==> flow/design.v <==
module pc (
    input   wire                clk,
    input   wire                rst,
    input   wire                pause_i,
    input   wire                sel_i,
    input   wire[15:0]  br_addr_i,
    output  wire[15:0]  pc4_o,
    output  reg[15:0]   pc_o
);
assign pc4_o = pc_o + 4;
always @(posedge clk or posedge rst) begin
    if(rst) begin
        pc_o <= 16'h0000;
    end else if (pause_i == 1'b1) begin
        pc_o <= pc_o;
    end else if (sel_i == 1'b1)begin
        pc_o <= br_addr_i;
    end else begin
        pc_o <= pc_o + 4;
    end
end
endmodule  
module if_id (
    input   wire                clk,
    input   wire                rst,
    input   wire                pause_i,
    input   wire[15:0]  pc_i,
    input   wire[15:0]  pc4_i,
    input   wire[31:0]      inst_i,
    input   wire                flush_i,
    output  reg[15:0]   pc_o,
    output  reg[15:0]   pc4_o,
    output  reg[31:0]       inst_o
);
always @(posedge clk or posedge rst) begin
    if(rst) begin
        pc_o   <= 16'b0;
        pc4_o  <= 16'b0;
        inst_o <= 32'b0;
    end else if(flush_i) begin
        pc_o   <= 16'b0;
        pc4_o  <= 16'b0;
        inst_o <= 32'b0;
    end else if(pause_i == 1'b1) begin
        pc_o   <= pc_o;
        pc4_o  <= pc4_o;
        inst_o <= inst_o;
    end else begin
        pc_o   <= pc_i;
        pc4_o  <= pc4_i;
        inst_o <= inst_i;
    end
end
endmodule  
module regfile (
    input   wire                clk,
    input   wire                wen,
    input   wire[4:0]   waddr,
    input   wire[4:0]   raddr1,
    input   wire[4:0]   raddr2,
    input   wire[31:0]      wdata,
    output  wire[31:0]      data1_o,     
    output  wire[31:0]      data2_o      
);
reg [31:0]  regs[0:31];
assign  data1_o = (raddr1 == 5'b00000) ? 32'h0000_0000 
                  : (wen && raddr1 == waddr) ?  wdata
                  : regs[raddr1];
assign  data2_o = (raddr2 == 5'b00000) ? 32'h0000_0000 
                  : (wen && raddr2 == waddr) ?  wdata
                  : regs[raddr2];
always @(posedge clk) begin
    if(wen) begin
        regs[waddr] <= wdata;
    end else begin
        regs[0] <= 32'h0000_0000; 
    end
end
endmodule  
module ctrl (
    input   wire        rst,
    input   wire[6:0]   opcode,
    input   wire[2:0]   func3,
    input   wire[6:0]   func7,
    output  reg         inst_valid,
    output  reg[2:0]    imm_sel,
    output  reg         reg_wen,
    output  reg         op1_sel,
    output  reg         op2_sel,
    output  reg[1:0]    alu_sel,
    output  reg[3:0]    alu_op,
    output  reg         mem_wen,
    output  reg[1:0]    wb_sel,
    output  reg[2:0]    br_sel,
    output  wire        is_jalr_o
);
assign is_jalr_o = (opcode == 7'b1100111) && (func3 == 3'b000);
always @(*) begin
    if(rst) begin
        inst_valid = 1'b0;
        imm_sel    = 3'b000;
        reg_wen    = 1'b0;
        op1_sel    = 1'b0;
        op2_sel    = 1'b1;
        alu_sel    = 2'b00;
        alu_op     = 4'b0000;
        mem_wen    = 1'b0;
        wb_sel     = 2'b00;
        br_sel     = 3'b000;
    end
    else begin
        case (opcode)
            7'b0110011: begin
                case (func7[5]) 
                    1'b0: begin
                        case (func3)
                            3'b000: begin        
                                inst_valid = 1'b1;             
                                imm_sel    = 3'b000;
                                reg_wen    = 1'b1;
                                op1_sel    = 1'b1;
                                op2_sel    = 1'b0;
                                alu_sel    = 2'b01;
                                alu_op     = 4'b0001;
                                mem_wen    = 1'b0;
                                wb_sel     = 2'b10;
                                br_sel     = 3'b000;
                            end
                            3'b010: begin      
                                inst_valid = 1'b1;                 
                                imm_sel    = 3'b000;
                                reg_wen    = 1'b1;
                                op1_sel    = 1'b1;
                                op2_sel    = 1'b0;
                                alu_sel    = 2'b01;
                                alu_op     = 4'b1011;
                                mem_wen    = 1'b0;
                                wb_sel     = 2'b10;
                                br_sel     = 3'b000;
                            end
                            3'b011: begin     
                                inst_valid = 1'b1;                   
                                imm_sel    = 3'b000;
                                reg_wen    = 1'b1;
                                op1_sel    = 1'b1;
                                op2_sel    = 1'b0;
                                alu_sel    = 2'b01;
                                alu_op     = 4'b1100;
                                mem_wen    = 1'b0;
                                wb_sel     = 2'b10;
                                br_sel     = 3'b000;
                            end
                            3'b111: begin     
                                inst_valid = 1'b1;                  
                                imm_sel    = 3'b000;
                                reg_wen    = 1'b1;
                                op1_sel    = 1'b1;
                                op2_sel    = 1'b0;
                                alu_sel    = 2'b11;
                                alu_op     = 4'b1000;
                                mem_wen    = 1'b0;
                                wb_sel     = 2'b10;
                                br_sel     = 3'b000;
                            end
                            3'b110: begin    
                                inst_valid = 1'b1;               
                                imm_sel    = 3'b000;
                                reg_wen    = 1'b1;
                                op1_sel    = 1'b1;
                                op2_sel    = 1'b0;
                                alu_sel    = 2'b11;
                                alu_op     = 4'b1001;
                                mem_wen    = 1'b0;
                                wb_sel     = 2'b10;
                                br_sel     = 3'b000;
                            end
                            3'b100: begin     
                                inst_valid = 1'b1;                 
                                imm_sel    = 3'b000;
                                reg_wen    = 1'b1;
                                op1_sel    = 1'b1;
                                op2_sel    = 1'b0;
                                alu_sel    = 2'b11;
                                alu_op     = 4'b1010;
                                mem_wen    = 1'b0;
                                wb_sel     = 2'b10;
                                br_sel     = 3'b000;
                            end
                            3'b001: begin   
                                inst_valid = 1'b1;                    
                                imm_sel    = 3'b000;
                                reg_wen    = 1'b1;
                                op1_sel    = 1'b1;
                                op2_sel    = 1'b0;
                                alu_sel    = 2'b10;
                                alu_op     = 4'b0101;
                                mem_wen    = 1'b0;
                                wb_sel     = 2'b10;
                                br_sel     = 3'b000;
                            end
                            3'b101: begin    
                                inst_valid = 1'b1;                    
                                imm_sel    = 3'b000;
                                reg_wen    = 1'b1;
                                op1_sel    = 1'b1;
                                op2_sel    = 1'b0;
                                alu_sel    = 2'b10;
                                alu_op     = 4'b0110;
                                mem_wen    = 1'b0;
                                wb_sel     = 2'b10;
                                br_sel     = 3'b000;
                            end
                            default begin
                                inst_valid = 1'b0;
                                imm_sel    = 3'b000;
                                reg_wen    = 1'b0;
                                op1_sel    = 1'b0;
                                op2_sel    = 1'b1;
                                alu_sel    = 2'b00;
                                alu_op     = 4'b0000;
                                mem_wen    = 1'b0;
                                wb_sel     = 2'b00;
                                br_sel     = 3'b000;
                            end
                        endcase
                    end
                    1'b1: begin
                        case (func3)
                            3'b000: begin   
                                inst_valid = 1'b1;                    
                                imm_sel    = 3'b000;
                                reg_wen    = 1'b1;
                                op1_sel    = 1'b1;
                                op2_sel    = 1'b0;
                                alu_sel    = 2'b01;
                                alu_op     = 4'b0010;
                                mem_wen    = 1'b0;
                                wb_sel     = 2'b10;
                                br_sel     = 3'b000;
                            end
                            3'b101: begin
                                inst_valid = 1'b1;
                                imm_sel    = 3'b000;
                                reg_wen    = 1'b1;
                                op1_sel    = 1'b1;
                                op2_sel    = 1'b0;
                                alu_sel    = 2'b10;
                                alu_op     = 4'b0111;
                                mem_wen    = 1'b0;
                                wb_sel     = 2'b10;
                                br_sel     = 3'b000;
                            end
                            default begin
                                inst_valid = 1'b0;
                                imm_sel    = 3'b000;
                                reg_wen    = 1'b0;
                                op1_sel    = 1'b0;
                                op2_sel    = 1'b1;
                                alu_sel    = 2'b00;
                                alu_op     = 4'b0000;
                                mem_wen    = 1'b0;
                                wb_sel     = 2'b00;
                                br_sel     = 3'b000;
                            end
                        endcase
                    end
                    default begin
                        inst_valid = 1'b0;
                        imm_sel    = 3'b000;
                        reg_wen    = 1'b0;
                        op1_sel    = 1'b0;
                        op2_sel    = 1'b1;
                        alu_sel    = 2'b00;
                        alu_op     = 4'b0000;
                        mem_wen    = 1'b0;
                        wb_sel     = 2'b00;
                        br_sel     = 3'b000;
                    end
                endcase
            end
            7'b0010011: begin
                case (func3)
                    3'b000: begin       
                        inst_valid = 1'b1;                 
                        imm_sel    = 3'b001;
                        reg_wen    = 1'b1;
                        op1_sel    = 1'b1;
                        op2_sel    = 1'b1;
                        alu_sel    = 2'b01;
                        alu_op     = 4'b0001;
                        mem_wen    = 1'b0;
                        wb_sel     = 2'b10;
                        br_sel     = 3'b000;
                    end
                    3'b010: begin       
                        inst_valid = 1'b1;                
                        imm_sel    = 3'b001;
                        reg_wen    = 1'b1;
                        op1_sel    = 1'b1;
                        op2_sel    = 1'b1;
                        alu_sel    = 2'b01;
                        alu_op     = 4'b1011;
                        mem_wen    = 1'b0;
                        wb_sel     = 2'b10;
                        br_sel     = 3'b000;
                    end
                    3'b011: begin      
                        inst_valid = 1'b1;                  
                        imm_sel    = 3'b001;
                        reg_wen    = 1'b1;
                        op1_sel    = 1'b1;
                        op2_sel    = 1'b1;
                        alu_sel    = 2'b01;
                        alu_op     = 4'b1100;
                        mem_wen    = 1'b0;
                        wb_sel     = 2'b10;
                        br_sel     = 3'b000;
                    end
                    3'b111: begin     
                        inst_valid = 1'b1;                  
                        imm_sel    = 3'b001;
                        reg_wen    = 1'b1;
                        op1_sel    = 1'b1;
                        op2_sel    = 1'b1;
                        alu_sel    = 2'b11;
                        alu_op     = 4'b1000;
                        mem_wen    = 1'b0;
                        wb_sel     = 2'b10;
                        br_sel     = 3'b000;
                    end
                    3'b110: begin        
                        inst_valid = 1'b1;                
                        imm_sel    = 3'b001;
                        reg_wen    = 1'b1;
                        op1_sel    = 1'b1;
                        op2_sel    = 1'b1;
                        alu_sel    = 2'b11;
                        alu_op     = 4'b1001;
                        mem_wen    = 1'b0;
                        wb_sel     = 2'b10;
                        br_sel     = 3'b000;
                    end 
                    3'b100: begin     
                        inst_valid = 1'b1;                  
                        imm_sel    = 3'b001;
                        reg_wen    = 1'b1;
                        op1_sel    = 1'b1;
                        op2_sel    = 1'b1;
                        alu_sel    = 2'b11;
                        alu_op     = 4'b1010;
                        mem_wen    = 1'b0;
                        wb_sel     = 2'b10;
                        br_sel     = 3'b000;
                    end
                    3'b001: begin     
                        inst_valid = 1'b1;                  
                        imm_sel    = 3'b001;
                        reg_wen    = 1'b1;
                        op1_sel    = 1'b1;
                        op2_sel    = 1'b1;
                        alu_sel    = 2'b10;
                        alu_op     = 4'b0101;
                        mem_wen    = 1'b0;
                        wb_sel     = 2'b10;
                        br_sel     = 3'b000;
                    end
                    3'b101: begin   
                        inst_valid = 1'b1;                    
                        imm_sel    = 3'b001;
                        reg_wen    = 1'b1;
                        op1_sel    = 1'b1;
                        op2_sel    = 1'b1;
                        alu_sel    = 2'b10;
                        mem_wen    = 1'b0;
                        wb_sel     = 2'b10;
                        br_sel     = 3'b000;
                        if(func7[5]) begin
                            alu_op = 4'b0111;
                        end else begin
                            alu_op = 4'b0110;
                        end
                    end
                    default begin
                        inst_valid = 1'b0;
                        imm_sel    = 3'b000;
                        reg_wen    = 1'b0;
                        op1_sel    = 1'b0;
                        op2_sel    = 1'b1;
                        alu_sel    = 2'b00;
                        alu_op     = 4'b0000;
                        mem_wen    = 1'b0;
                        wb_sel     = 2'b00;
                        br_sel     = 3'b000;
                    end
                endcase
            end
            7'b0000011: begin
                case (func3)
                    3'b010: begin
                        inst_valid = 1'b1;
                        imm_sel    = 3'b001;
                        reg_wen    = 1'b1;
                        op1_sel    = 1'b1;
                        op2_sel    = 1'b1;
                        alu_sel    = 2'b01;
                        alu_op     = 4'b0001;
                        mem_wen    = 1'b0;
                        wb_sel     = 2'b11;
                        br_sel     = 3'b000;
                    end
                    default begin
                        inst_valid = 1'b0;
                        imm_sel    = 3'b000;
                        reg_wen    = 1'b0;
                        op1_sel    = 1'b0;
                        op2_sel    = 1'b1;
                        alu_sel    = 2'b00;
                        alu_op     = 4'b0000;
                        mem_wen    = 1'b0;
                        wb_sel     = 2'b00;
                        br_sel     = 3'b000;
                    end
                endcase
            end
            7'b1100111: begin
                if(func3 == 3'b000) begin
                        inst_valid = 1'b1;                       
                        imm_sel    = 3'b001;
                        reg_wen    = 1'b1;
                        op1_sel    = 1'b0;
                        op2_sel    = 1'b1;
                        alu_sel    = 2'b00;
                        alu_op     = 4'b0000;
                        mem_wen    = 1'b0;
                        wb_sel     = 2'b01;
                        br_sel     = 3'b111;
                end else begin     
                    inst_valid = 1'b0;
                    imm_sel    = 3'b000;
                    reg_wen    = 1'b0;
                    op1_sel    = 1'b0;
                    op2_sel    = 1'b1;
                    alu_sel    = 2'b00;
                    alu_op     = 4'b0000;
                    mem_wen    = 1'b0;
                    wb_sel     = 2'b00;
                    br_sel     = 3'b000;
                end
            end
            7'b0100011: begin
                case (func3)
                    3'b010: begin
                        inst_valid = 1'b1;
                        imm_sel    = 3'b010;
                        reg_wen    = 1'b0;
                        op1_sel    = 1'b1;
                        op2_sel    = 1'b1;
                        alu_sel    = 2'b01;
                        alu_op     = 4'b0001;
                        mem_wen    = 1'b1;
                        wb_sel     = 2'b00;
                        br_sel     = 3'b000;
                    end
                    default begin     
                        inst_valid = 1'b0;
                        imm_sel    = 3'b000;
                        reg_wen    = 1'b0;
                        op1_sel    = 1'b0;
                        op2_sel    = 1'b1;
                        alu_sel    = 2'b00;
                        alu_op     = 4'b0000;
                        mem_wen    = 1'b0;
                        wb_sel     = 2'b00;
                        br_sel     = 3'b000;
                    end
                endcase
            end
            7'b1100011: begin
                case (func3)
                    3'b000: begin
                        inst_valid = 1'b1;
                        imm_sel    = 3'b011;
                        reg_wen    = 1'b0;
                        op1_sel    = 1'b0;
                        op2_sel    = 1'b1;
                        alu_sel    = 2'b01;
                        alu_op     = 4'b0001;
                        mem_wen    = 1'b0;
                        wb_sel     = 2'b00;
                        br_sel     = 3'b001;
                    end
                    3'b001: begin
                        inst_valid = 1'b1;
                        imm_sel    = 3'b011;
                        reg_wen    = 1'b0;
                        op1_sel    = 1'b0;
                        op2_sel    = 1'b1;
                        alu_sel    = 2'b01;
                        alu_op     = 4'b0001;
                        mem_wen    = 1'b0;
                        wb_sel     = 2'b00;
                        br_sel     = 3'b010;
                    end
                    3'b100: begin
                        inst_valid = 1'b1;
                        imm_sel    = 3'b011;
                        reg_wen    = 1'b0;
                        op1_sel    = 1'b0;
                        op2_sel    = 1'b1;
                        alu_sel    = 2'b01;
                        alu_op     = 4'b0001;
                        mem_wen    = 1'b0;
                        wb_sel     = 2'b00;
                        br_sel     = 3'b011;
                    end
                    3'b110: begin
                        inst_valid = 1'b1;
                        imm_sel    = 3'b011;
                        reg_wen    = 1'b0;
                        op1_sel    = 1'b0;
                        op2_sel    = 1'b1;
                        alu_sel    = 2'b01;
                        alu_op     = 4'b0001;
                        mem_wen    = 1'b0;
                        wb_sel     = 2'b00;
                        br_sel     = 3'b100;
                    end
                    3'b101: begin
                        inst_valid = 1'b1;
                        imm_sel    = 3'b011;
                        reg_wen    = 1'b0;
                        op1_sel    = 1'b0;
                        op2_sel    = 1'b1;
                        alu_sel    = 2'b01;
                        alu_op     = 4'b0001;
                        mem_wen    = 1'b0;
                        wb_sel     = 2'b00;
                        br_sel     = 3'b101;
                    end
                    3'b111: begin 
                        inst_valid = 1'b1;   
                        imm_sel    = 3'b011;
                        reg_wen    = 1'b0;
                        op1_sel    = 1'b0;
                        op2_sel    = 1'b1;
                        alu_sel    = 2'b01;
                        alu_op     = 4'b0001;
                        mem_wen    = 1'b0;
                        wb_sel     = 2'b00;
                        br_sel     = 3'b110;
                    end
                    default begin   
                        inst_valid = 1'b0;
                        imm_sel    = 3'b000;
                        reg_wen    = 1'b0;
                        op1_sel    = 1'b0;
                        op2_sel    = 1'b1;
                        alu_sel    = 2'b00;
                        alu_op     = 4'b0000;
                        mem_wen    = 1'b0;
                        wb_sel     = 2'b00;
                        br_sel     = 3'b000;
                    end
                endcase
            end
            7'b0110111: begin
                inst_valid = 1'b1;
                imm_sel    = 3'b100;
                reg_wen    = 1'b1;
                op1_sel    = 1'b1;
                op2_sel    = 1'b1;
                alu_sel    = 2'b01;
                alu_op     = 4'b0011;
                mem_wen    = 1'b0;
                wb_sel     = 2'b10;
                br_sel     = 3'b000;
            end
            7'b0010111: begin       
                inst_valid = 1'b1;      
                imm_sel    = 3'b100;
                reg_wen    = 1'b1;
                op1_sel    = 1'b0;
                op2_sel    = 1'b1;
                alu_sel    = 2'b01;
                alu_op     = 4'b0001;
                mem_wen    = 1'b0;
                wb_sel     = 2'b10;
                br_sel     = 3'b000;
            end
            7'b1101111: begin
                inst_valid = 1'b1;
                imm_sel    = 3'b101;
                reg_wen    = 1'b1;
                op1_sel    = 1'b0;
                op2_sel    = 1'b1;
                alu_sel    = 2'b01;
                alu_op     = 4'b0001;
                mem_wen    = 1'b0;
                wb_sel     = 2'b01;
                br_sel     = 3'b111;
            end
            default begin
                inst_valid = 1'b0;
                imm_sel    = 3'b000;
                reg_wen    = 1'b0;
                op1_sel    = 1'b0;
                op2_sel    = 1'b1;
                alu_sel    = 2'b00;
                alu_op     = 4'b0000;
                mem_wen    = 1'b0;
                wb_sel     = 2'b00;
                br_sel     = 3'b000;
            end
        endcase
    end
end
endmodule  
module imm_gen (
    input   wire            rst,
    input   wire[2:0]       sel_i,
    input   wire[31:7]      data_i,
    output  reg[31:0]   imm_o
);
always @(*) begin
    if(rst) begin
        imm_o = 32'h0000_0000;
    end else begin
        case (sel_i)
            3'b001: begin
                imm_o = { { 20{data_i[31]} }, data_i[31:20]};
            end
            3'b010: begin
                imm_o = { { 20{data_i[31]} } , data_i[31:25], data_i[11:7]};
            end
            3'b011: begin
                imm_o = { { 20{data_i[31]} } , data_i[7], data_i[30:25], data_i[11:8], 1'b0};
            end
            3'b100: begin
                imm_o = { data_i[31:12], 12'b0};
            end
            3'b101: begin
                imm_o = {  { 12{data_i[31]} }, data_i[19:12], data_i[20], data_i[30:21], 1'b0 };
            end
            default begin
                imm_o = 32'h0000_0000;
            end
        endcase
    end
end
endmodule  
module branch (
    input   wire            rst,
    input   wire[2:0]       sel_i,
    input   wire[31:0]  data1_i,
    input   wire[31:0]  data2_i,
    input   wire[15:0]      pc_i,
    input   wire[15:0]      imm_i,
    input   wire            is_jalr_i,
    output  wire[15:0]      br_addr_o,
    output  reg             pc_sel_o
);
assign br_addr_o = (is_jalr_i) ? (data1_i + imm_i) : pc_i + imm_i;
wire[31:0] data_sub = data1_i + ( ~data2_i + 1 );
wire data1_eq_data2 = (data1_i == data2_i);
wire data1_lt_data2 = ( (sel_i == 3'b011) || (sel_i == 3'b101) ) ?
                            (  ( data1_i[31] && !data2_i[31])
                            || ( data1_i[31] &&  data2_i[31] && data_sub[31])
                            || (!data1_i[31] && !data2_i[31] && data_sub[31]) )
                            :  ( data1_i < data2_i );
always @(*) begin
    if(rst) begin
        pc_sel_o = 1'b0;
    end else begin
        case (sel_i)
            3'b001: begin
                pc_sel_o = data1_eq_data2;
            end
            3'b010: begin
                pc_sel_o = ~data1_eq_data2;
            end          
            3'b011,3'b100: begin
                pc_sel_o = data1_lt_data2;
            end     
            3'b101,3'b110: begin
                pc_sel_o = ~data1_lt_data2;
            end
            3'b111: begin
                pc_sel_o = 1'b1;
            end
            default begin
                pc_sel_o = 1'b0;
            end
        endcase
    end
end
endmodule  
module id (
    input   wire                rst,
    input   wire[31:0]      inst_i,
    input   wire[31:0]      rdata1_i,
    input   wire[31:0]      rdata2_i,
    input   wire[15:0]          pc_i,
    output  wire                inst_valid_o,
    output  wire                pc_sel_o,
    output  wire[15:0]          br_addr_o,
    output  wire                reg_wen_o,
    output  wire[4:0]   reg_waddr_o,
    output  wire[31:0]      op1_o,
    output  wire[31:0]      op2_o,
    output  wire[1:0]           alu_sel_o,
    output  wire[3:0]           alu_op_o,
    output  wire                mem_wen_o,
    output  wire[31:0]      mem_wdata_o,
    output  wire[1:0]           wb_sel_o,
    input   wire                ex_wen_i,
    input   wire[4:0]   ex_waddr_i,
    input   wire[31:0]      ex_wdata_i,
    input   wire                mem_wen_i,
    input   wire[4:0]   mem_waddr_i,
    input   wire[31:0]      mem_wdata_i,
    output  wire                op1_sel_o,
    output  wire[4:0]   raddr1_o,
    output  wire                op2_sel_o,
    output  wire[4:0]   raddr2_o
);
wire[2:0]    ctrl_imm_sel_o;
wire         ctrl_op1_sel_o;
wire         ctrl_op2_sel_o;
wire[2:0]    ctrl_br_sel_o;
wire         ctrl_is_jalr_o;
wire[31:0]  immgen_imm_o;
wire    reg1_ex_forward = (ex_wen_i == 1'b1) && (ex_waddr_i == inst_i[19:15]);
wire    reg1_mem_forward = (mem_wen_i == 1'b1) && (mem_waddr_i == inst_i[19:15]);
wire    reg2_ex_forward = (ex_wen_i == 1'b1) && (ex_waddr_i == inst_i[24:20]);
wire    reg2_mem_forward = (mem_wen_i == 1'b1) && (mem_waddr_i == inst_i[24:20]);
wire[31:0]    reg1_data = (inst_i[19:15] == 5'b00000) ? 32'h0000_0000 
                                : (reg1_ex_forward == 1'b1) ? ex_wdata_i
                                : (reg1_mem_forward == 1'b1) ? mem_wdata_i
                                : rdata1_i ;
wire[31:0]    reg2_data = (inst_i[24:20] == 5'b00000) ? 32'h0000_0000
                                : (reg2_ex_forward == 1'b1) ? ex_wdata_i
                                : (reg2_mem_forward == 1'b1) ? mem_wdata_i
                                : rdata2_i ;
assign op1_o = (ctrl_op1_sel_o == 1'b0) ? {16'b0,pc_i} 
                : reg1_data;
assign op2_o = (ctrl_op2_sel_o == 1'b1) ? immgen_imm_o 
                : reg2_data;
ctrl u_ctrl(
    .rst(rst),
    .opcode(inst_i[6:0]),
    .func3(inst_i[14:12]),
    .func7(inst_i[31:25]),
    .inst_valid(inst_valid_o),
    .imm_sel(ctrl_imm_sel_o),
    .reg_wen(reg_wen_o),
    .op1_sel(ctrl_op1_sel_o),
    .op2_sel(ctrl_op2_sel_o),
    .alu_sel(alu_sel_o),
    .alu_op(alu_op_o),
    .mem_wen(mem_wen_o),
    .wb_sel(wb_sel_o),
    .br_sel(ctrl_br_sel_o),
    .is_jalr_o(ctrl_is_jalr_o)
);
imm_gen u_imm_gen(
    .rst(rst),
    .sel_i(ctrl_imm_sel_o),
    .data_i(inst_i[31:7]),
    .imm_o(immgen_imm_o)
);
branch u_branch(
    .rst(rst),
    .sel_i(ctrl_br_sel_o),
    .data1_i(reg1_data),
    .data2_i(reg2_data),
    .pc_i(pc_i),
    .imm_i(immgen_imm_o[15:0]),
    .is_jalr_i(ctrl_is_jalr_o),
    .pc_sel_o(pc_sel_o),
    .br_addr_o(br_addr_o)
);
assign reg_waddr_o = inst_i[11:7];
assign mem_wdata_o = reg2_data;
wire uses_rs1 = (inst_i[6:0] == 7'b0110011)  || (inst_i[6:0] == 7'b0010011) ||
                (inst_i[6:0] == 7'b0000011) || (inst_i[6:0] == 7'b1100111) ||
                (inst_i[6:0] == 7'b0100011)  || (inst_i[6:0] == 7'b1100011);
wire uses_rs2 = (inst_i[6:0] == 7'b0110011)  || (inst_i[6:0] == 7'b0100011)  ||
                (inst_i[6:0] == 7'b1100011);
assign op1_sel_o = uses_rs1 ? 1'b1 : 1'b0;
assign raddr1_o  = inst_i[19:15];
assign op2_sel_o = uses_rs2 ? 1'b0 : 1'b1;
assign raddr2_o  = inst_i[24:20]; 
endmodule  
module id_ex (
    input   wire                clk,
    input   wire                rst,
    input   wire                pause_i,
    input   wire                inst_valid_i,
    input   wire[31:0]      op1_i,
    input   wire[31:0]      op2_i,
    input   wire[1:0]           alu_sel_i,
    input   wire[3:0]           alu_op_i,
    input   wire                reg_wen_i,
    input   wire[4:0]   reg_waddr_i,
    input   wire[1:0]           wb_sel_i,
    input   wire[15:0]  pc_i,
    input   wire[15:0]  pc4_i,
    input   wire                mem_wen_i,
    input   wire[31:0]      mem_wdata_i,
    output  reg                 inst_valid_o,
    output  reg[31:0]       op1_o,
    output  reg[31:0]       op2_o,
    output  reg[1:0]            alu_sel_o,
    output  reg[3:0]            alu_op_o,
    output  reg                 reg_wen_o,
    output  reg[4:0]    reg_waddr_o,
    output  reg[1:0]            wb_sel_o,
    output  reg[15:0]   pc_o,
    output  reg[15:0]   pc4_o,
    output  reg                 mem_wen_o,
    output  reg[31:0]       mem_wdata_o
);
always @(posedge clk or posedge rst) begin
    if(rst) begin
        inst_valid_o <= 1'b0;
        op1_o        <= 32'h0000_0000;
        op2_o        <= 32'h0000_0000;
        alu_sel_o    <= 2'b00;
        alu_op_o     <= 4'b0000;
        reg_wen_o    <= 1'b0;
        reg_waddr_o  <= 5'b00000;
        wb_sel_o     <= 2'b00;
        pc_o         <= 16'h0000;
        pc4_o        <= 16'h0000;
        mem_wen_o    <= 1'b0;
        mem_wdata_o  <= 1'b0;
    end else if(pause_i == 1'b1) begin
        inst_valid_o <= 1'b0;
        op1_o        <= 32'h0000_0000;
        op2_o        <= 32'h0000_0000;
        alu_sel_o    <= 2'b00;
        alu_op_o     <= 4'b0000;
        reg_wen_o    <= 1'b0;
        reg_waddr_o  <= 5'b00000;
        wb_sel_o     <= 2'b00;
        pc_o         <= 16'h0000;
        pc4_o        <= 16'h0000;
        mem_wen_o    <= 1'b0;
        mem_wdata_o  <= 1'b0;
    end else begin
        inst_valid_o <= inst_valid_i;
        op1_o        <= op1_i;
        op2_o        <= op2_i;
        alu_sel_o    <= alu_sel_i;
        alu_op_o     <= alu_op_i;
        reg_wen_o    <= reg_wen_i;
        reg_waddr_o  <= reg_waddr_i;
        wb_sel_o     <= wb_sel_i;
        pc_o         <= pc_i;
        pc4_o        <= pc4_i;
        mem_wen_o    <= mem_wen_i;
        mem_wdata_o  <= mem_wdata_i;
    end
end
endmodule  
module alu (
    input   wire            rst,
    input   wire[31:0]  num1_i,
    input   wire[31:0]  num2_i,
    input   wire[1:0]       sel,    
    input   wire[3:0]       op,     
    output  reg[31:0]       result_o
);
reg[31:0]   result_arith;
reg[31:0]   result_shift;
reg[31:0]   result_logic;
wire[31:0] num_add = num1_i + num2_i;
wire[31:0] num_sub = num1_i + ( ~num2_i + 1 );
wire num1_eq_num2 = (num1_i == num2_i);
wire num1_lt_num2 = ( op == 4'b1011) ?
                            (  ( num1_i[31] && !num2_i[31])
                            || ( num1_i[31] &&  num2_i[31] && num_sub[31])
                            || (!num1_i[31] && !num2_i[31] && num_sub[31]) )
                            :  ( num1_i < num2_i );
always @(*) begin
    if(rst) begin
        result_arith = 32'h0000_0000;
    end else begin
        case (op)
            4'b0001: begin
                result_arith = num_add;
            end
            4'b0010: begin
                result_arith = num_sub;
            end
            4'b0011: begin
                result_arith = num2_i;
            end
            4'b1011,4'b1100: begin
                result_arith = num1_lt_num2;
            end
            default begin
                result_arith = 32'h0000_0000;
            end        
        endcase
    end
end
always @(*) begin
    if(rst) begin
        result_shift = 32'h0000_0000;
    end else begin
        case (op)
            4'b0101: begin
                result_shift = num1_i << num2_i[4:0];
            end
            4'b0110: begin
                result_shift = num1_i >> num2_i[4:0];
            end
            4'b0111: begin
                result_shift = $signed( num1_i ) >>> num2_i[4:0];
            end
            default begin
                result_shift = 32'h0000_0000;
            end
        endcase
    end
end
always @(*) begin
    if(rst) begin
        result_logic = 32'h0000_0000;
    end else begin
        case (op)
            4'b1000: begin
                result_logic = num1_i & num2_i;
            end
            4'b1001: begin
                result_logic = num1_i | num2_i;
            end
            4'b1010: begin
                result_logic = num1_i ^ num2_i;
            end
            default begin
                result_logic = 32'h0000_0000;
            end
        endcase
    end 
end
always @(*) begin
    case (sel)
        2'b01: begin
            result_o = result_arith;
        end
        2'b11: begin
            result_o = result_logic;
        end
        2'b10: begin
            result_o = result_shift;
        end
        default begin
            result_o = 32'h0000_0000;
        end
    endcase
end
endmodule  
module ex (      
    input  wire                 rst,
    input  wire                 inst_valid_i,
    input  wire[31:0]       op1_i,
    input  wire[31:0]       op2_i,
    input  wire[1:0]            alu_sel_i,
    input  wire[3:0]            alu_op_i,
    input  wire                 reg_wen_i,
    input  wire[4:0]    reg_waddr_i,
    input  wire[1:0]            wb_sel_i,
    input  wire[15:0]   pc_i,
    input  wire[15:0]   pc4_i,
    input  wire                 mem_wen_i,
    input  wire[31:0]       mem_wdata_i, 
    output wire                 inst_valid_o,
    output wire                 mem_wen_o,
    output wire[31:0]       mem_wdata_o,
    output wire                 reg_wen_o,
    output wire[4:0]    reg_waddr_o,
    output wire[31:0]       alu_result_o,
    output wire[1:0]            wb_sel_o,
    output wire[15:0]           pc_o,
    output wire[15:0]           pc4_o,
    output wire[31:0]       data_forward_o
);
assign inst_valid_o = inst_valid_i;
assign mem_wen_o = mem_wen_i;
assign mem_wdata_o = mem_wdata_i;
assign reg_wen_o = reg_wen_i;
assign reg_waddr_o = reg_waddr_i;
assign wb_sel_o = wb_sel_i;
assign pc_o  = pc_i;
assign pc4_o = pc4_i;
alu u_alu(
    .rst(rst),
    .num1_i(op1_i),
    .num2_i(op2_i),
    .sel(alu_sel_i),
    .op(alu_op_i),
    .result_o(alu_result_o)
);
assign data_forward_o = wb_sel_i == (2'b01) ? {16'b0,pc4_i} : alu_result_o;
endmodule  
module ex_mem (
    input   wire                clk,
    input   wire                rst,
    input   wire                pause_i, 
    input   wire                inst_valid_i,
    input   wire                mem_wen_i,
    input   wire[31:0]      mem_wdata_i,
    input   wire                reg_wen_i,
    input   wire[4:0]   reg_waddr_i,
    input   wire[31:0]      alu_result_i,
    input   wire[1:0]           wb_sel_i, 
    input   wire[15:0]          pc_i,
    input   wire[15:0]          pc4_i,
    output   reg                inst_valid_o,
    output   reg                mem_wen_o,
    output   reg[31:0]      mem_wdata_o,
    output   reg                reg_wen_o,
    output   reg[4:0]   reg_waddr_o,
    output   reg[31:0]      alu_result_o,
    output   reg[1:0]           wb_sel_o,
    output   reg[15:0]          pc_o,
    output   reg[15:0]          pc4_o
);
always @(posedge clk or posedge rst) begin
    if(rst) begin
        inst_valid_o <= 1'b0;
        mem_wen_o    <= 1'b0;
        mem_wdata_o  <= 32'h0000_0000;
        reg_wen_o    <= 1'b0;
        reg_waddr_o  <= 5'b00000;
        alu_result_o <= 32'h0000_0000;
        wb_sel_o     <= 2'b00;
        pc_o         <= 16'h0000;
        pc4_o        <= 16'h0000;
    end else if(pause_i == 1'b1) begin
        inst_valid_o <= 1'b0;
        mem_wen_o    <= 1'b0;
        mem_wdata_o  <= 32'h0000_0000;
        reg_wen_o    <= 1'b0;
        reg_waddr_o  <= 5'b00000;
        alu_result_o <= 32'h0000_0000;
        wb_sel_o     <= 2'b00;
        pc_o         <= 16'h0000;
        pc4_o        <= 16'h0000;
    end else begin
        inst_valid_o <= inst_valid_i;
        mem_wen_o    <= mem_wen_i;
        mem_wdata_o  <= mem_wdata_i;
        reg_wen_o    <= reg_wen_i;
        reg_waddr_o  <= reg_waddr_i;
        alu_result_o <= alu_result_i;
        wb_sel_o     <= wb_sel_i;
        pc_o         <= pc_i;
        pc4_o        <= pc4_i;
    end
end
endmodule  
module mem (
    input   wire[31:0]      alu_result_i,
    input   wire[1:0]           wb_sel_i,
    input   wire[15:0]          pc4_i,
    input   wire[31:0]      dm_data_i,
    output  wire[31:0]      reg_wdata_o
);
assign  reg_wdata_o = (wb_sel_i == 2'b10) ? alu_result_i
                        : (wb_sel_i == 2'b01) ? pc4_i
                        : (wb_sel_i == 2'b11) ? dm_data_i
                        : 32'h0000_0000;
endmodule  
module mem_wb (
    input   wire                clk,
    input   wire                rst,
    input   wire                pause_i, 
    input   wire                inst_valid_i,
    input   wire                reg_wen_i,
    input   wire[4:0]   reg_waddr_i,
    input   wire[31:0]      reg_wdata_i,
    input   wire[15:0]          pc_i,
    output  reg                 inst_valid_o,
    output  reg                 reg_wen_o,
    output  reg[4:0]    reg_waddr_o,
    output  reg[31:0]       reg_wdata_o,
    output  reg[15:0]           pc_o
);
always @(posedge clk or posedge rst) begin
    if(rst) begin
        inst_valid_o <= 1'b0;
        reg_wen_o    <= 1'b0;
        reg_waddr_o  <= 5'b00000;
        reg_wdata_o  <= 32'h0000_0000;
        pc_o         <= 16'h0000;
    end else if(pause_i == 1'b1) begin
        inst_valid_o <= 1'b0;
        reg_wen_o    <= 1'b0;
        reg_waddr_o  <= 5'b00000;
        reg_wdata_o  <= 32'h0000_0000;
        pc_o         <= 16'h0000;
    end else begin
        inst_valid_o <= inst_valid_i;
        reg_wen_o    <= reg_wen_i;
        reg_waddr_o  <= reg_waddr_i;
        reg_wdata_o  <= reg_wdata_i;
        pc_o         <= pc_i;
    end
end
endmodule  
module bubble (
    input   wire                rst,
    input   wire                ex_wen_i,
    input   wire[1:0]           ex_wb_sel_i,
    input   wire[4:0]   ex_reg_waddr_i,
    input   wire                id_op1_sel_i,
    input   wire[4:0]   id_raddr1_i,
    input   wire                id_op2_sel_i,
    input   wire[4:0]   id_raddr2_i,
    output  reg                 pc_pause_o,
    output  reg                 ifid_pause_o,
    output  reg                 idex_pause_o,
    output  reg                 exmem_pause_o,
    output  reg                 memwb_pause_o
);
wire    lu_pause = (ex_wen_i == 1'b1) && ( ex_wb_sel_i == 2'b11 ) 
                && ( ( id_op1_sel_i == 1'b1 && id_raddr1_i == ex_reg_waddr_i)
                    || (id_op2_sel_i == 1'b0 && id_raddr2_i == ex_reg_waddr_i) );
always @(*) begin
    if(rst) begin
        pc_pause_o    = 1'b0; 
        ifid_pause_o  = 1'b0;
        idex_pause_o  = 1'b0;
        exmem_pause_o = 1'b0;
        memwb_pause_o = 1'b0;
    end else if(lu_pause) begin
        pc_pause_o    = 1'b1; 
        ifid_pause_o  = 1'b1;
        idex_pause_o  = 1'b1;
        exmem_pause_o = 1'b0;
        memwb_pause_o = 1'b0;
    end else begin
        pc_pause_o    = 1'b0; 
        ifid_pause_o  = 1'b0;
        idex_pause_o  = 1'b0;
        exmem_pause_o = 1'b0;
        memwb_pause_o = 1'b0;
    end
end
endmodule  
module miniRV (
    input   wire                clk,
    input   wire                rst,
    input   wire[31:0]      inst_i,
    input   wire[31:0]      mem_rdata_i,
    output  wire[13:0]   inst_addr_o,
    output  wire[15:0]          mem_addr_o,
    output  wire                mem_wen_o,
    output  wire[31:0]      mem_wdata_o,
    output          debug_wb_have_inst,    
    output [31:0]   debug_wb_pc,           
    output          debug_wb_ena,          
    output [4:0]    debug_wb_reg,          
    output [31:0]   debug_wb_value         
);
wire                pc_sel_i;
wire                id_pc_sel_o;
wire[15:0]          pc_br_addr_i;
wire[15:0]  pc_pc_o;
wire[15:0]  pc_pc4_o;
assign inst_addr_o = pc_pc_o[15:2];
wire[15:0]          ifid_pc_o;
wire[15:0]          ifid_pc4_o;
wire[31:0]      ifid_inst_o;
wire                idex_inst_valid_i;
wire[31:0]      idex_op1_i;
wire[31:0]      idex_op2_i;
wire[1:0]           idex_alu_sel_i;
wire[3:0]           idex_alu_op_i;
wire                idex_reg_wen_i;
wire[4:0]   idex_reg_waddr_i;
wire[1:0]           idex_wb_sel_i;
wire                idex_mem_wen_i;
wire[31:0]      idex_mem_wdata_i;
wire[31:0]      idex_op1_o;
wire[31:0]      idex_op2_o;
wire[1:0]           idex_alu_sel_o;
wire[3:0]           idex_alu_op_o;
wire                idex_reg_wen_o;
wire[4:0]   idex_reg_waddr_o;
wire[1:0]           idex_wb_sel_o;
wire[15:0]  idex_pc_o;
wire[15:0]  idex_pc4_o;
wire                idex_mem_wen_o;
wire[31:0]      idex_mem_wdata_o;
wire[31:0]      ex_data_forward_o;
wire                exmem_inst_valid_i;
wire                exmem_mem_wen_i;
wire[31:0]      exmem_mem_wdata_i;
wire                exmem_reg_wen_i;
wire[4:0]   exmem_reg_waddr_i;
wire[31:0]      exmem_alu_result_i;
wire[1:0]           exmem_wb_sel_i;
wire[15:0]          exmem_pc4_i;
wire                exmem_inst_valid_o;
wire                exmem_reg_wen_o;
wire[4:0]   exmem_reg_waddr_o;
wire[31:0]      exmem_alu_result_o;
wire[1:0]           exmem_wb_sel_o;
wire[15:0]          exmem_pc4_o;
wire[15:0]          exmem_pc_i;
wire[15:0]          exmem_pc_o;
wire                memwb_reg_wen_i;
wire[4:0]   memwb_reg_waddr_i;
wire[31:0]      memwb_reg_wdata_i;
wire[15:0]          trace_pc; 
wire                regfile_wen_i;
wire[31:0]      regfile_wdata_i;
wire[4:0]   regfile_waddr_i;
wire[4:0]   regfile_raddr1_i;
wire[4:0]   regfile_raddr2_i;
wire[31:0]      regfile_data1_o;
wire[31:0]      regfile_data2_o;
wire[31:0]      alu_num1_i;
wire[31:0]      alu_num2_i;
wire[1:0]           alu_sel_i;    
wire[5:0]           alu_op_i;     
wire                bubble_id_op1_sel_i;
wire[4:0]   bubble_id_raddr1_i;
wire                bubble_id_op2_sel_i;
wire[4:0]   bubble_id_raddr2_i;
wire                bubble_pc_pause_o;
wire                bubble_ifid_pause_o;
wire                bubble_idex_pause_o;
wire                bubble_exmem_pause_o;
wire                bubble_memwb_pause_o;
pc u_pc(
    .clk(clk),
    .rst(rst),
    .pause_i(bubble_pc_pause_o),
    .sel_i(pc_sel_i),
    .br_addr_i(pc_br_addr_i),
    .pc4_o(pc_pc4_o),
    .pc_o(pc_pc_o)
);
if_id u_if_id(
    .clk(clk),
    .rst(rst),
    .pause_i(bubble_ifid_pause_o),
    .pc_i(pc_pc_o),
    .pc4_i(pc_pc4_o),
    .inst_i(inst_i),
    .flush_i(pc_sel_i),
    .pc_o(ifid_pc_o),
    .pc4_o(ifid_pc4_o),
    .inst_o(ifid_inst_o)
);
regfile u_regfile(
    .clk(clk),
    .wen(regfile_wen_i),
    .waddr(regfile_waddr_i),
    .raddr1(ifid_inst_o[19:15]),
    .raddr2(ifid_inst_o[24:20]),
    .wdata(regfile_wdata_i),
    .data1_o(regfile_data1_o),
    .data2_o(regfile_data2_o)
);
id u_id(
    .rst(rst),
    .inst_i(ifid_inst_o),
    .rdata1_i(regfile_data1_o),
    .rdata2_i(regfile_data2_o),
    .pc_i(ifid_pc_o),
    .pc_sel_o(id_pc_sel_o),
    .br_addr_o(pc_br_addr_i),
    .reg_wen_o(idex_reg_wen_i),
    .reg_waddr_o(idex_reg_waddr_i),
    .inst_valid_o(idex_inst_valid_i),
    .op1_o(idex_op1_i),
    .op2_o(idex_op2_i),
    .alu_sel_o(idex_alu_sel_i),
    .alu_op_o(idex_alu_op_i),
    .mem_wen_o(idex_mem_wen_i),
    .mem_wdata_o(idex_mem_wdata_i),
    .wb_sel_o(idex_wb_sel_i),
    .ex_wen_i(exmem_reg_wen_i),
    .ex_waddr_i(exmem_reg_waddr_i),
    .ex_wdata_i(ex_data_forward_o),
    .mem_wen_i(exmem_reg_wen_o),
    .mem_waddr_i(exmem_reg_waddr_o),
    .mem_wdata_i(memwb_reg_wdata_i),
    .op1_sel_o(bubble_id_op1_sel_i),
    .raddr1_o(bubble_id_raddr1_i),
    .op2_sel_o(bubble_id_op2_sel_i),
    .raddr2_o(bubble_id_raddr2_i)
);
wire idex_inst_valid_o;
id_ex u_id_ex(
    .clk(clk),
    .rst(rst),
    .pause_i(bubble_idex_pause_o),
    .inst_valid_i(idex_inst_valid_i),
    .op1_i(idex_op1_i),
    .op2_i(idex_op2_i),
    .alu_sel_i(idex_alu_sel_i),
    .alu_op_i(idex_alu_op_i),
    .reg_wen_i(idex_reg_wen_i),
    .reg_waddr_i(idex_reg_waddr_i),
    .wb_sel_i(idex_wb_sel_i),
    .pc_i(ifid_pc_o),
    .pc4_i(ifid_pc4_o),
    .mem_wen_i(idex_mem_wen_i),
    .mem_wdata_i(idex_mem_wdata_i),
    .inst_valid_o(idex_inst_valid_o),
    .op1_o(idex_op1_o),
    .op2_o(idex_op2_o),
    .alu_sel_o(idex_alu_sel_o),
    .alu_op_o(idex_alu_op_o),
    .reg_wen_o(idex_reg_wen_o),
    .reg_waddr_o(idex_reg_waddr_o),
    .wb_sel_o(idex_wb_sel_o),
    .pc_o(idex_pc_o),
    .pc4_o(idex_pc4_o),
    .mem_wen_o(idex_mem_wen_o),
    .mem_wdata_o(idex_mem_wdata_o)
);
ex u_ex(
    .rst(rst),
    .inst_valid_i(idex_inst_valid_o),
    .op1_i(idex_op1_o),
    .op2_i(idex_op2_o),
    .alu_sel_i(idex_alu_sel_o),
    .alu_op_i(idex_alu_op_o),
    .reg_wen_i(idex_reg_wen_o),
    .reg_waddr_i(idex_reg_waddr_o),
    .wb_sel_i(idex_wb_sel_o),
    .pc_i(idex_pc_o),
    .pc4_i(idex_pc4_o),
    .mem_wen_i(idex_mem_wen_o),
    .mem_wdata_i(idex_mem_wdata_o),
    .inst_valid_o(exmem_inst_valid_i),
    .mem_wen_o(exmem_mem_wen_i),
    .mem_wdata_o(exmem_mem_wdata_i),
    .reg_wen_o(exmem_reg_wen_i),
    .reg_waddr_o(exmem_reg_waddr_i),
    .alu_result_o(exmem_alu_result_i),
    .wb_sel_o(exmem_wb_sel_i),
    .pc_o(exmem_pc_i),
    .pc4_o(exmem_pc4_i),
    .data_forward_o(ex_data_forward_o)
);
ex_mem u_ex_mem(
    .clk(clk),
    .rst(rst),
    .pause_i(bubble_exmem_pause_o),
    .inst_valid_i(exmem_inst_valid_i),
    .mem_wen_i(exmem_mem_wen_i),
    .mem_wdata_i(exmem_mem_wdata_i),
    .reg_wen_i(exmem_reg_wen_i),
    .reg_waddr_i(exmem_reg_waddr_i),
    .alu_result_i(exmem_alu_result_i),
    .wb_sel_i(exmem_wb_sel_i), 
    .pc4_i(exmem_pc4_i),
    .inst_valid_o(exmem_inst_valid_o),
    .mem_wen_o(mem_wen_o),
    .mem_wdata_o(mem_wdata_o),
    .reg_wen_o(exmem_reg_wen_o),
    .reg_waddr_o(exmem_reg_waddr_o),
    .alu_result_o(exmem_alu_result_o),
    .wb_sel_o(exmem_wb_sel_o), 
    .pc4_o(exmem_pc4_o),
    .pc_i(exmem_pc_i),
    .pc_o(exmem_pc_o)
);
mem u_mem(
    .alu_result_i(exmem_alu_result_o),
    .wb_sel_i(exmem_wb_sel_o),
    .pc4_i(exmem_pc4_o),
    .dm_data_i(mem_rdata_i),
    .reg_wdata_o(memwb_reg_wdata_i)
);
mem_wb u_mem_wb(
    .clk(clk),
    .rst(rst),
    .pause_i(bubble_memwb_pause_o),
    .inst_valid_i(exmem_inst_valid_o),
    .reg_wen_i(exmem_reg_wen_o),
    .reg_waddr_i(exmem_reg_waddr_o),
    .reg_wdata_i(memwb_reg_wdata_i),
    .inst_valid_o(debug_wb_have_inst),
    .reg_wen_o(regfile_wen_i),
    .reg_waddr_o(regfile_waddr_i),
    .reg_wdata_o(regfile_wdata_i),
    .pc_i(exmem_pc_o),
    .pc_o(trace_pc)
);
bubble u_bubble(
    .rst(rst),
    .ex_wen_i(idex_reg_wen_o),
    .ex_wb_sel_i(idex_wb_sel_o),
    .ex_reg_waddr_i(idex_reg_waddr_o),
    .id_op1_sel_i(bubble_id_op1_sel_i),
    .id_raddr1_i(bubble_id_raddr1_i),
    .id_op2_sel_i(bubble_id_op2_sel_i),
    .id_raddr2_i(bubble_id_raddr2_i),
    .pc_pause_o(bubble_pc_pause_o),
    .ifid_pause_o(bubble_ifid_pause_o),
    .idex_pause_o(bubble_idex_pause_o),
    .exmem_pause_o(bubble_exmem_pause_o),
    .memwb_pause_o(bubble_memwb_pause_o)
);
assign mem_addr_o = exmem_alu_result_o[15:0];
assign pc_sel_i = id_pc_sel_o & ~bubble_pc_pause_o;
assign debug_wb_pc        = {16'b0,trace_pc};
assign debug_wb_ena       = regfile_wen_i;
assign debug_wb_reg       = regfile_waddr_i;
assign debug_wb_value     = regfile_wdata_i;
endmodule  
# Step by step through the tools: miniRV
# Tool output for the design above before and after an edit, in the order of the flow.
# "before" refers to lines of the RTL above, "after" to lines of the edited file.
# "change" is "after" less "before", of the values as shown.
# Cell names lack the library's common part.
# The mark - stands for no value.
[design]
design = "miniRV"
clock_port = "clk"
cell_library = "sky130hd"
lib_corner = "tt_025C_1v80"

# Edit of the RTL
# Unified diff, file above to edited file.
# This change comes from a script, not from a designer. The edited design behaves differently; no optimisation was intended.
# begin of diff
@@ -630,7 +630,4 @@
                 imm_o = { { 20{data_i[31]} }, data_i[31:20]};
             end
-            3'b010: begin
-                imm_o = { { 20{data_i[31]} } , data_i[31:25], data_i[11:7]};
-            end
             3'b011: begin
                 imm_o = { { 20{data_i[31]} } , data_i[7], data_i[30:25], data_i[11:8], 1'b0};
# end of diff

# Elaborated design
# Yosys after proc, flatten, opt, wreduce and memory -nomap, before mapping. Memory bits, and registers merged into a memory's read port (data or address), are not among the register bits. Print and check cells are not counted.
# Memory sizes are those after Yosys's memory passes, which may raise the word count (mostly to a power of two), join words into wider ones and drop unused or constant bits.
[classes]
columns = ["element", "before", "after", "change"]
rows = [
  ["addsub", 8, 8, 0],
  ["n_mul", 0, 0, 0],
  ["n_div", 0, 0, 0],
  ["compare", 2, 2, 0],
  ["eq_ne", 57, 56, -1],
  ["shifts", 3, 3, 0],
  ["muxes", 115, 115, 0],
  ["logic", 10, 10, 0],
  ["reduce_and_logical", 55, 55, 0],
]
[op_table]
columns = ["cell", "before", "after", "change"]
rows = [
  ["equality test 3 x 2 -> 1 bit with constant B", 6, 5, -1],
  ["parallel mux 32 bit (select 4 bit)", 1, 2, 1],
  ["parallel mux 32 bit (select 5 bit)", 1, 0, -1],
  ["two-way mux 1 bit", 32, 32, 0],
  ["two-way mux 32 bit", 25, 25, 0],
  ["logical AND 1 bit", 21, 21, 0],
  ["logical OR 1 bit", 13, 13, 0],
  ["equality test 3 bit with constant B", 10, 10, 0],
  ["two-way mux 2 bit", 9, 9, 0],
  ["equality test 5 bit", 8, 8, 0],
  ["two-way mux 16 bit", 8, 8, 0],
  ["OR reduction 2 bit", 8, 8, 0],
  ["parallel mux 1 bit (select 2 bit)", 6, 6, 0],
  ["equality test 2 bit with constant B", 5, 5, 0],
  ["equality test 4 bit with constant B", 5, 5, 0],
  ["two-way mux 3 bit", 5, 5, 0],
  ["zero test 1 bit", 4, 4, 0],
  ["inverter 1 bit", 4, 4, 0],
  ["adder 32 bit", 3, 3, 0],
  ["equality test 2 x 1 -> 1 bit with constant B", 3, 3, 0],
  ["equality test 3 x 1 -> 1 bit with constant B", 3, 3, 0],
  ["equality test 4 x 3 -> 1 bit with constant B", 3, 3, 0],
  ["equality test 7 x 6 -> 1 bit with constant B", 3, 3, 0],
  ["equality test 7 bit with constant B", 3, 3, 0],
  ["two-way mux 5 bit", 3, 3, 0],
  ["parallel mux 2 bit (select 2 bit)", 3, 3, 0],
  ["parallel mux 3 bit (select 2 bit)", 3, 3, 0],
  ["parallel mux 32 bit (select 3 bit)", 3, 3, 0],
]
# Not every row of either side is listed.
[bits]
columns = ["element", "before", "after", "change"]
rows = [
  ["reg_bits", 385, 385, 0],
  ["latch_bits", 0, 0, 0],
  ["mem_bits_rw", 1024, 1024, 0],
  ["rom_bits", 48, 48, 0],
  ["clocked_rd_ports_x_width", 0, 0, 0],
  ["mem_count", 2, 2, 0],
  ["output_inout_bits", 134, 134, 0],
  ["word_cells", 282, 281, -1],
]
[memory_table]
columns = ["element", "before", "after"]
rows = [
  ["mem_shapes", "u_regfile.regs 32x32 r2 w1; 8x6 r1 w0", "u_regfile.regs 32x32 r2 w1; 8x6 r1 w0"],
]

# Logic depth
# Longest topological path by Yosys (ltp), each cell counted once; first at word level (registers and memories cut), then after technology mapping (sequential cells cut; the memories' decode and read muxes count).
[depth]
columns = ["element", "before", "after", "change"]
rows = [
  ["depth_word", 25, 25, 0],
  ["abc_area", "0", "0", "-"],
  ["depth_mapped", 46, 42, -4],
]

# Mapped cells and area
# The flow's flattened synthesis, as Yosys stat reports it; memories are mapped. The netlist is that of the ABC_AREA named above (0 if unset); the other value can give another one.
[mapped]
columns = ["element", "before", "after", "change"]
rows = [
  ["cells", 5273, 5293, 20],
  ["mapped_area_um2", 75489.9, 75451.1, -38.8],
  ["sequential_area_um2", 40233.6, 40233.6, 0.0],
  ["ff_cells", 1403, 1403, 0],
]
[by_type]
columns = ["type", "before", "after", "change"]
rows = [
  ["clkbuf_1", 211, 272, 61],
  ["a211oi_1", 67, 123, 56],
  ["buf_2", 109, 59, -50],
  ["nor2_1", 310, 356, 46],
  ["o21ai_0", 214, 168, -46],
  ["a22o_1", 80, 34, -46],
  ["nand2_1", 312, 346, 34],
  ["a21oi_1", 258, 224, -34],
  ["o21ai_1", 21, 51, 30],
  ["mux2i_1", 140, 119, -21],
  ["mux2_2", 55, 38, -17],
  ["mux4_2", 695, 711, 16],
  ["nand3_1", 77, 62, -15],
  ["a211o_1", 5, 20, 15],
  ["nor2b_1", 47, 33, -14],
  ["buf_1", 63, 75, 12],
  ["o211ai_1", 49, 37, -12],
  ["or3_1", 14, 26, 12],
]
# Not every row of either side is listed.
# By module: a second synthesis without flattening, with its own total; a netlist apart from the flattened one above.
[hier_totals]
columns = ["element", "before", "after", "change"]
rows = [
  ["cells_unflattened", 6097, 6098, 1],
  ["area_unflattened_um2", 79461.2, 79456.2, -5.0],
]
# Rows give one instance, submodules left out.
[modules_before]
columns = ["mod", "instances", "n_cells", "mod_area_um2"]
rows = [
  ["regfile", 1, 2661, 48418.9],
  ["alu", 1, 1334, 9469.1],
  ["id_ex", 1, 305, 4774.6],
  ["ex_mem", 1, 224, 3387.0],
  ["id", 1, 471, 2857.7],
  ["if_id", 1, 207, 2621.3],
  ["branch", 1, 250, 1905.6],
  ["mem_wb", 1, 117, 1881.8],
  ["pc", 1, 118, 1106.1],
  ["ex", 1, 111, 912.1],
  ["mem", 1, 74, 734.5],
  ["ctrl", 1, 107, 660.6],
  ["imm_gen", 1, 79, 432.9],
  ["bubble", 1, 21, 161.4],
  ["miniRV", 1, 18, 137.6],
]
[modules_after]
columns = ["mod", "instances", "n_cells", "mod_area_um2"]
rows = [
  ["regfile", 1, 2661, 48418.9],
  ["alu", 1, 1334, 9469.1],
  ["id_ex", 1, 305, 4774.6],
  ["ex_mem", 1, 224, 3387.0],
  ["id", 1, 471, 2857.7],
  ["if_id", 1, 207, 2621.3],
  ["branch", 1, 250, 1905.6],
  ["mem_wb", 1, 117, 1881.8],
  ["pc", 1, 118, 1106.1],
  ["ex", 1, 111, 912.1],
  ["mem", 1, 74, 734.5],
  ["ctrl", 1, 107, 660.6],
  ["imm_gen", 1, 80, 427.9],
  ["bubble", 1, 21, 161.4],
  ["miniRV", 1, 18, 137.6],
]

# Timing after synthesis
# Source: OpenSTA report_checks on the synthesized netlist (no wires, ideal clock, input and output delay 20% of the period each), path of least setup slack; recovery checks are left aside. Register names are those of the netlist, which keeps one name where synthesis merged equal registers.
[synth_timing]
columns = ["element", "before", "after", "change"]
rows = [
  ["path_type", "in2reg", "in2reg", "-"],
  ["from", "in rst", "in rst", "-"],
  ["to", "reg u_if_id.inst_o[17]", "reg u_pc.pc_o[2]", "-"],
  ["tclk_ps", 9500, 9500, 0],
  ["in_delay_ps", 1900, 1900, 0],
  ["launch_ps", 1900, 1900, 0],
  ["arrival_time_ps", 16905, 15039, -1866],
  ["required_ps", 9432, 9367, -65],
  ["slack_ps", -7473, -5671, 1802],
  ["delay_ps", 15073, 13272, -1801],
  ["driving_pins", 25, 24, -1],
  ["period_less_setup_slack_ps", 16973, 15171, -1802],
]
# "delay_ps" = arrival - input delay + setup time.
# "driving_pins" counts driving pins, that of a launching flip-flop among them; a cell with two outputs on the path counts twice.
# "period_less_setup_slack_ps" is the clock period less the worst setup slack; recovery checks do not enter. This is arithmetic on one report: input and output delays are still those of the set period (20% each).
# Between the ends stands the longest chain of elaborated cells between them, by number of cells; it is not shown to be the way that was timed. Of several equally long chains one is given.
# A line is the first line of the expression or statement that the cell stems from. Yosys adds cells for indexed reads and writes and turns some case tables into memories.
# At most two assigning lines are given for a register; there are more.
[synth_via_before]
cell_sequence = "clkinv_1 -> nand2_1 -> clkbuf_1 -> o21ai_0 -> a311o_1 -> mux2i_1 -> mux2_2 -> nor2_1 -> ha_1 -> a21o_1 -> a21o_1 -> a221oi_1 -> o31ai_1 -> nor2b_1 -> o31ai_1 -> a31oi_1 -> nor2_1 -> fa_1 -> a32oi_1 -> a211o_1 -> o211ai_1 -> a21oi_1 -> nor2_1 -> clkbuf_1 -> a22o_1"
elab_chain_cells = 17
[synth_rtl_before]
columns = ["element", "line", "source"]
rows = [
  ["from (decl)", 1156, "input   wire                rst,"],
  ["two-way mux 32 bit", 909, "if(rst) begin"],
  ["parallel mux 32 bit (select 3 bit)", 949, "case (sel)"],
  ["two-way mux 32 bit", 1006, "assign data_forward_o = wb_sel_i == (2'b01) ? {16'b0,pc4_i} : alu_result_o;"],
  ["two-way mux 32 bit", 741, ": (reg2_ex_forward == 1'b1) ? ex_wdata_i"],
  ["two-way mux 32 bit", 740, "wire[31:0]    reg2_data = (inst_i[24:20] == 5'b00000) ? 32'h0000_0000"],
  ["inverter 32 bit", 663, "wire[31:0] data_sub = data1_i + ( ~data2_i + 1 );"],
  ["adder 32 x 1 -> 32 bit", 663, ""],
  ["[... 2 more ...]", "-", ""],
  ["logical OR 1 bit (2 in a row)", 666, "(  ( data1_i[31] && !data2_i[31])"],
  ["two-way mux 1 bit", 665, "wire data1_lt_data2 = ( (sel_i == 3'b011) || (sel_i == 3'b101) ) ?"],
  ["inverter 1 bit", 685, "pc_sel_o = ~data1_lt_data2;"],
  ["parallel mux 1 bit (select 5 bit)", 674, "case (sel_i)"],
  ["two-way mux 1 bit", 671, "if(rst) begin"],
  ["bitwise AND 1 bit", 1416, "assign pc_sel_i = id_pc_sel_o & ~bubble_pc_pause_o;"],
  ["two-way mux 32 bit", 40, "end else if(flush_i) begin"],
  ["to (assign)", 47, "inst_o <= inst_o;"],
  ["to (assign)", 51, "inst_o <= inst_i;"],
  ["to (decl)", 33, "output  reg[31:0]       inst_o"],
]
# Nets of the timed path that keep an RTL name, with a line that drives or declares them; the list need not be complete.
[synth_nets_before]
columns = ["net", "line"]
rows = [
  ["exmem_alu_result_i[9]", 949],
]
[synth_via_after]
cell_sequence = "clkbuf_1 -> inv_1 -> o21ai_0 -> nor2_1 -> o21ai_1 -> o21ba_2 -> o21ai_1 -> or2_1 -> ha_1 -> a21oi_1 -> o21ai_0 -> a2111oi_0 -> a21o_1 -> o211a_1 -> fa_1 -> nand3_1 -> a32oi_1 -> o31a_1 -> a21oi_1 -> buf_2 -> buf_2 -> nor2_1 -> a211oi_1 -> a21oi_1"
elab_chain_cells = 17
[synth_rtl_after]
columns = ["element", "line", "source"]
rows = [
  ["from (decl)", 1153, "input   wire                rst,"],
  ["two-way mux 32 bit", 906, "if(rst) begin"],
  ["parallel mux 32 bit (select 3 bit)", 946, "case (sel)"],
  ["two-way mux 32 bit", 1003, "assign data_forward_o = wb_sel_i == (2'b01) ? {16'b0,pc4_i} : alu_result_o;"],
  ["two-way mux 32 bit", 738, ": (reg2_ex_forward == 1'b1) ? ex_wdata_i"],
  ["two-way mux 32 bit", 737, "wire[31:0]    reg2_data = (inst_i[24:20] == 5'b00000) ? 32'h0000_0000"],
  ["inverter 32 bit", 660, "wire[31:0] data_sub = data1_i + ( ~data2_i + 1 );"],
  ["adder 32 x 1 -> 32 bit", 660, ""],
  ["[... 2 more ...]", "-", ""],
  ["logical OR 1 bit (2 in a row)", 663, "(  ( data1_i[31] && !data2_i[31])"],
  ["two-way mux 1 bit", 662, "wire data1_lt_data2 = ( (sel_i == 3'b011) || (sel_i == 3'b101) ) ?"],
  ["inverter 1 bit", 682, "pc_sel_o = ~data1_lt_data2;"],
  ["parallel mux 1 bit (select 5 bit)", 671, "case (sel_i)"],
  ["two-way mux 1 bit", 668, "if(rst) begin"],
  ["bitwise AND 1 bit", 1413, "assign pc_sel_i = id_pc_sel_o & ~bubble_pc_pause_o;"],
  ["two-way mux 16 bit", 16, "end else if (sel_i == 1'b1)begin"],
  ["to (assign)", 15, "pc_o <= pc_o;"],
  ["to (assign)", 17, "pc_o <= br_addr_i;"],
  ["to (decl)", 8, "output  reg[15:0]   pc_o"],
]

# Path in the finished layout
# From the final timing report of the runs of pair 1: the path of least setup slack in the routed layout; clock arrival at registers is part of the times.
# The report prints the path's times to 10 ps; the period is as set.
[layout_timing]
columns = ["element", "before", "after", "change"]
rows = [
  ["path_type", "reg2reg", "reg2reg", "-"],
  ["from", "reg u_id_ex.op2_o[0]", "reg u_id_ex.op1_o[10]", "-"],
  ["to", "reg u_if_id.inst_o[13]", "reg u_pc.pc_o[15]", "-"],
  ["tclk_ps", 8950, 8950, 0],
  ["launch_ps", 820, 800, -20],
  ["arrival_time_ps", 9110, 8810, -300],
  ["required_ps", 9670, 9660, -10],
  ["slack_ps", 560, 840, 280],
  ["driving_pins", 30, 37, 7],
]
# Between the ends stands the longest chain of elaborated cells between them, by number of cells; it is not shown to be the way that was timed. Of several equally long chains one is given.
# At most two assigning lines are given for a register; there are more.
[layout_via_before]
cell_sequence = "dfrtp_4 -> ha_1 -> fa_1 -> a211oi_1 -> nor4_1 -> nor2_1 -> nand4_1 -> nand3_1 -> nor3b_1 -> a31oi_1 -> a211o_1 -> a31oi_1 -> nor2_1 -> ha_1 -> nand4_1 -> nor4_1 -> buf_4 -> o31ai_1 -> a31oi_1 -> nor2_1 -> fa_1 -> a32oi_1 -> a211o_1 -> o211ai_1 -> a21oi_2 -> buf_12 -> nor2_4 -> buf_12 -> buf_12 -> a22o_1"
[layout_rtl_before]
columns = ["element", "line", "source"]
rows = [
  ["from (decl)", 812, "output  reg[31:0]       op2_o,"],
  ["from (assign)", 827, "op2_o        <= 32'h0000_0000;"],
  ["from (assign)", 853, "op2_o        <= op2_i;"],
  ["to (assign)", 47, "inst_o <= inst_o;"],
  ["to (assign)", 51, "inst_o <= inst_i;"],
  ["to (decl)", 33, "output  reg[31:0]       inst_o"],
]
# before: Chain of elaborated cells between the ends: none given.
# Nets of the timed path that keep an RTL name, with a line that drives or declares them; the list need not be complete.
[layout_nets_before]
columns = ["net", "line", "source"]
rows = [
  ["exmem_alu_result_i[26]", 949, "case (sel)"],
]
[layout_via_after]
cell_sequence = "dfrtp_1 -> inv_1 -> ha_1 -> nor2b_1 -> o311ai_1 -> nand3b_1 -> a31o_2 -> nand3_1 -> nand3_1 -> a21oi_1 -> o21bai_1 -> a21oi_1 -> o21bai_1 -> fa_1 -> nor2_1 -> a21oi_1 -> o32ai_1 -> a311o_1 -> mux2i_1 -> o21ai_1 -> nand2_1 -> ha_1 -> inv_1 -> a21oi_1 -> o211a_1 -> o211ai_1 -> nand2_1 -> o211a_1 -> fa_2 -> nand3_2 -> a32oi_1 -> o31a_1 -> a21oi_4 -> buf_12 -> o21ai_0 -> a21oi_1 -> o21ai_1"
elab_chain_cells = 23
[layout_rtl_after]
columns = ["element", "line", "source"]
rows = [
  ["from (decl)", 808, "output  reg[31:0]       op1_o,"],
  ["from (assign)", 823, "op1_o        <= 32'h0000_0000;"],
  ["from (assign)", 849, "op1_o        <= op1_i;"],
  ["adder 32 bit", 875, "wire[31:0] num_sub = num1_i + ( ~num2_i + 1 );"],
  ["logical AND 1 bit", 879, "|| ( num1_i[31] &&  num2_i[31] && num_sub[31])"],
  ["logical OR 1 bit (2 in a row)", 878, "(  ( num1_i[31] && !num2_i[31])"],
  ["two-way mux 1 bit", 877, "wire num1_lt_num2 = ( op == 4'b1011) ?"],
  ["parallel mux 32 bit (select 4 bit)", 886, "case (op)"],
  ["two-way mux 32 bit", 883, "if(rst) begin"],
  ["parallel mux 32 bit (select 3 bit)", 946, "case (sel)"],
  ["[... 7 more ...]", "-", ""],
  ["logical OR 1 bit (2 in a row)", 663, "(  ( data1_i[31] && !data2_i[31])"],
  ["two-way mux 1 bit", 662, "wire data1_lt_data2 = ( (sel_i == 3'b011) || (sel_i == 3'b101) ) ?"],
  ["inverter 1 bit", 682, "pc_sel_o = ~data1_lt_data2;"],
  ["parallel mux 1 bit (select 5 bit)", 671, "case (sel_i)"],
  ["two-way mux 1 bit", 668, "if(rst) begin"],
  ["bitwise AND 1 bit", 1413, "assign pc_sel_i = id_pc_sel_o & ~bubble_pc_pause_o;"],
  ["two-way mux 16 bit", 16, "end else if (sel_i == 1'b1)begin"],
  ["to (assign)", 15, "pc_o <= pc_o;"],
  ["to (assign)", 17, "pc_o <= br_addr_i;"],
  ["to (decl)", 8, "output  reg[15:0]   pc_o"],
]
[layout_nets_after]
columns = ["net", "line"]
rows = [
  ["exmem_alu_result_i[0]", 946],
]

# Measured runs
# Runs of the flow (Yosys, OpenROAD) on both versions; the two runs of a pair have the same settings. The constraints put input and output delay at 20% of the set period each and load the outputs with 0.01 pF.
[flow_settings_pair_1]
period_ns = 8.95
CAP_MARGIN = 20
CORE_MARGIN = 2
CORE_UTILIZATION = 40
SLEW_MARGIN = 20
[measured_pair_1]
columns = ["element", "before", "after", "change"]
rows = [
  ["yosys.chip_area_um2", 75489.9, 75451.1, -38.8],
  ["design.die.area_um2", 192216.0, 192120.0, -96.0],
  ["final_stdcell_area_um2", 86217.7, 85831.1, -386.6],
  ["util_pct", 46.0, 45.8, -0.2],
  ["fin_ws_ps", 564, 844, 280],
  ["timing.setup.tns_ps", 0, 0, 0],
  ["worst_hold_slack_ps", 341, 324, -17],
  ["final_power_mw", 15.432, 15.765, 0.333],
  ["clock_period_reached_ps", 8386, 8106, -280],
]
[flow_settings_pair_2]
ABC_AREA = 0
CAP_MARGIN = 30
CORE_ASPECT_RATIO = 1.69
CORE_UTILIZATION = 23
PLACE_DENSITY_LB_ADDON = 0.17
SLEW_MARGIN = 25
period_ns = 5.28
CORE_MARGIN = 2
[measured_pair_2]
columns = ["element", "before", "after", "change"]
rows = [
  ["yosys.chip_area_um2", 75489.9, 75451.1, -38.8],
  ["design.die.area_um2", 332976.0, 332804.0, -172.0],
  ["final_stdcell_area_um2", 99810.7, 99965.9, 155.2],
  ["util_pct", 30.5, 30.6, 0.1],
  ["fin_ws_ps", -2057, -1751, 306],
  ["timing.setup.tns_ps", -154986, -130285, 24701],
  ["worst_hold_slack_ps", 342, 342, 0],
  ["final_power_mw", 27.183, 28.866, 1.683],
  ["clock_period_reached_ps", 7337, 7031, -306],
]
# "clock_period_reached_ps": clock period set for the run, less the worst setup slack. It is reckoned from that one timing run; input and output delays stay at 20% of the period that was set.
# By "final_power_mw" is meant OpenSTA's value without simulated activity: inputs other than the clock are taken to toggle once in ten clock periods, and the tool carries that through the logic.
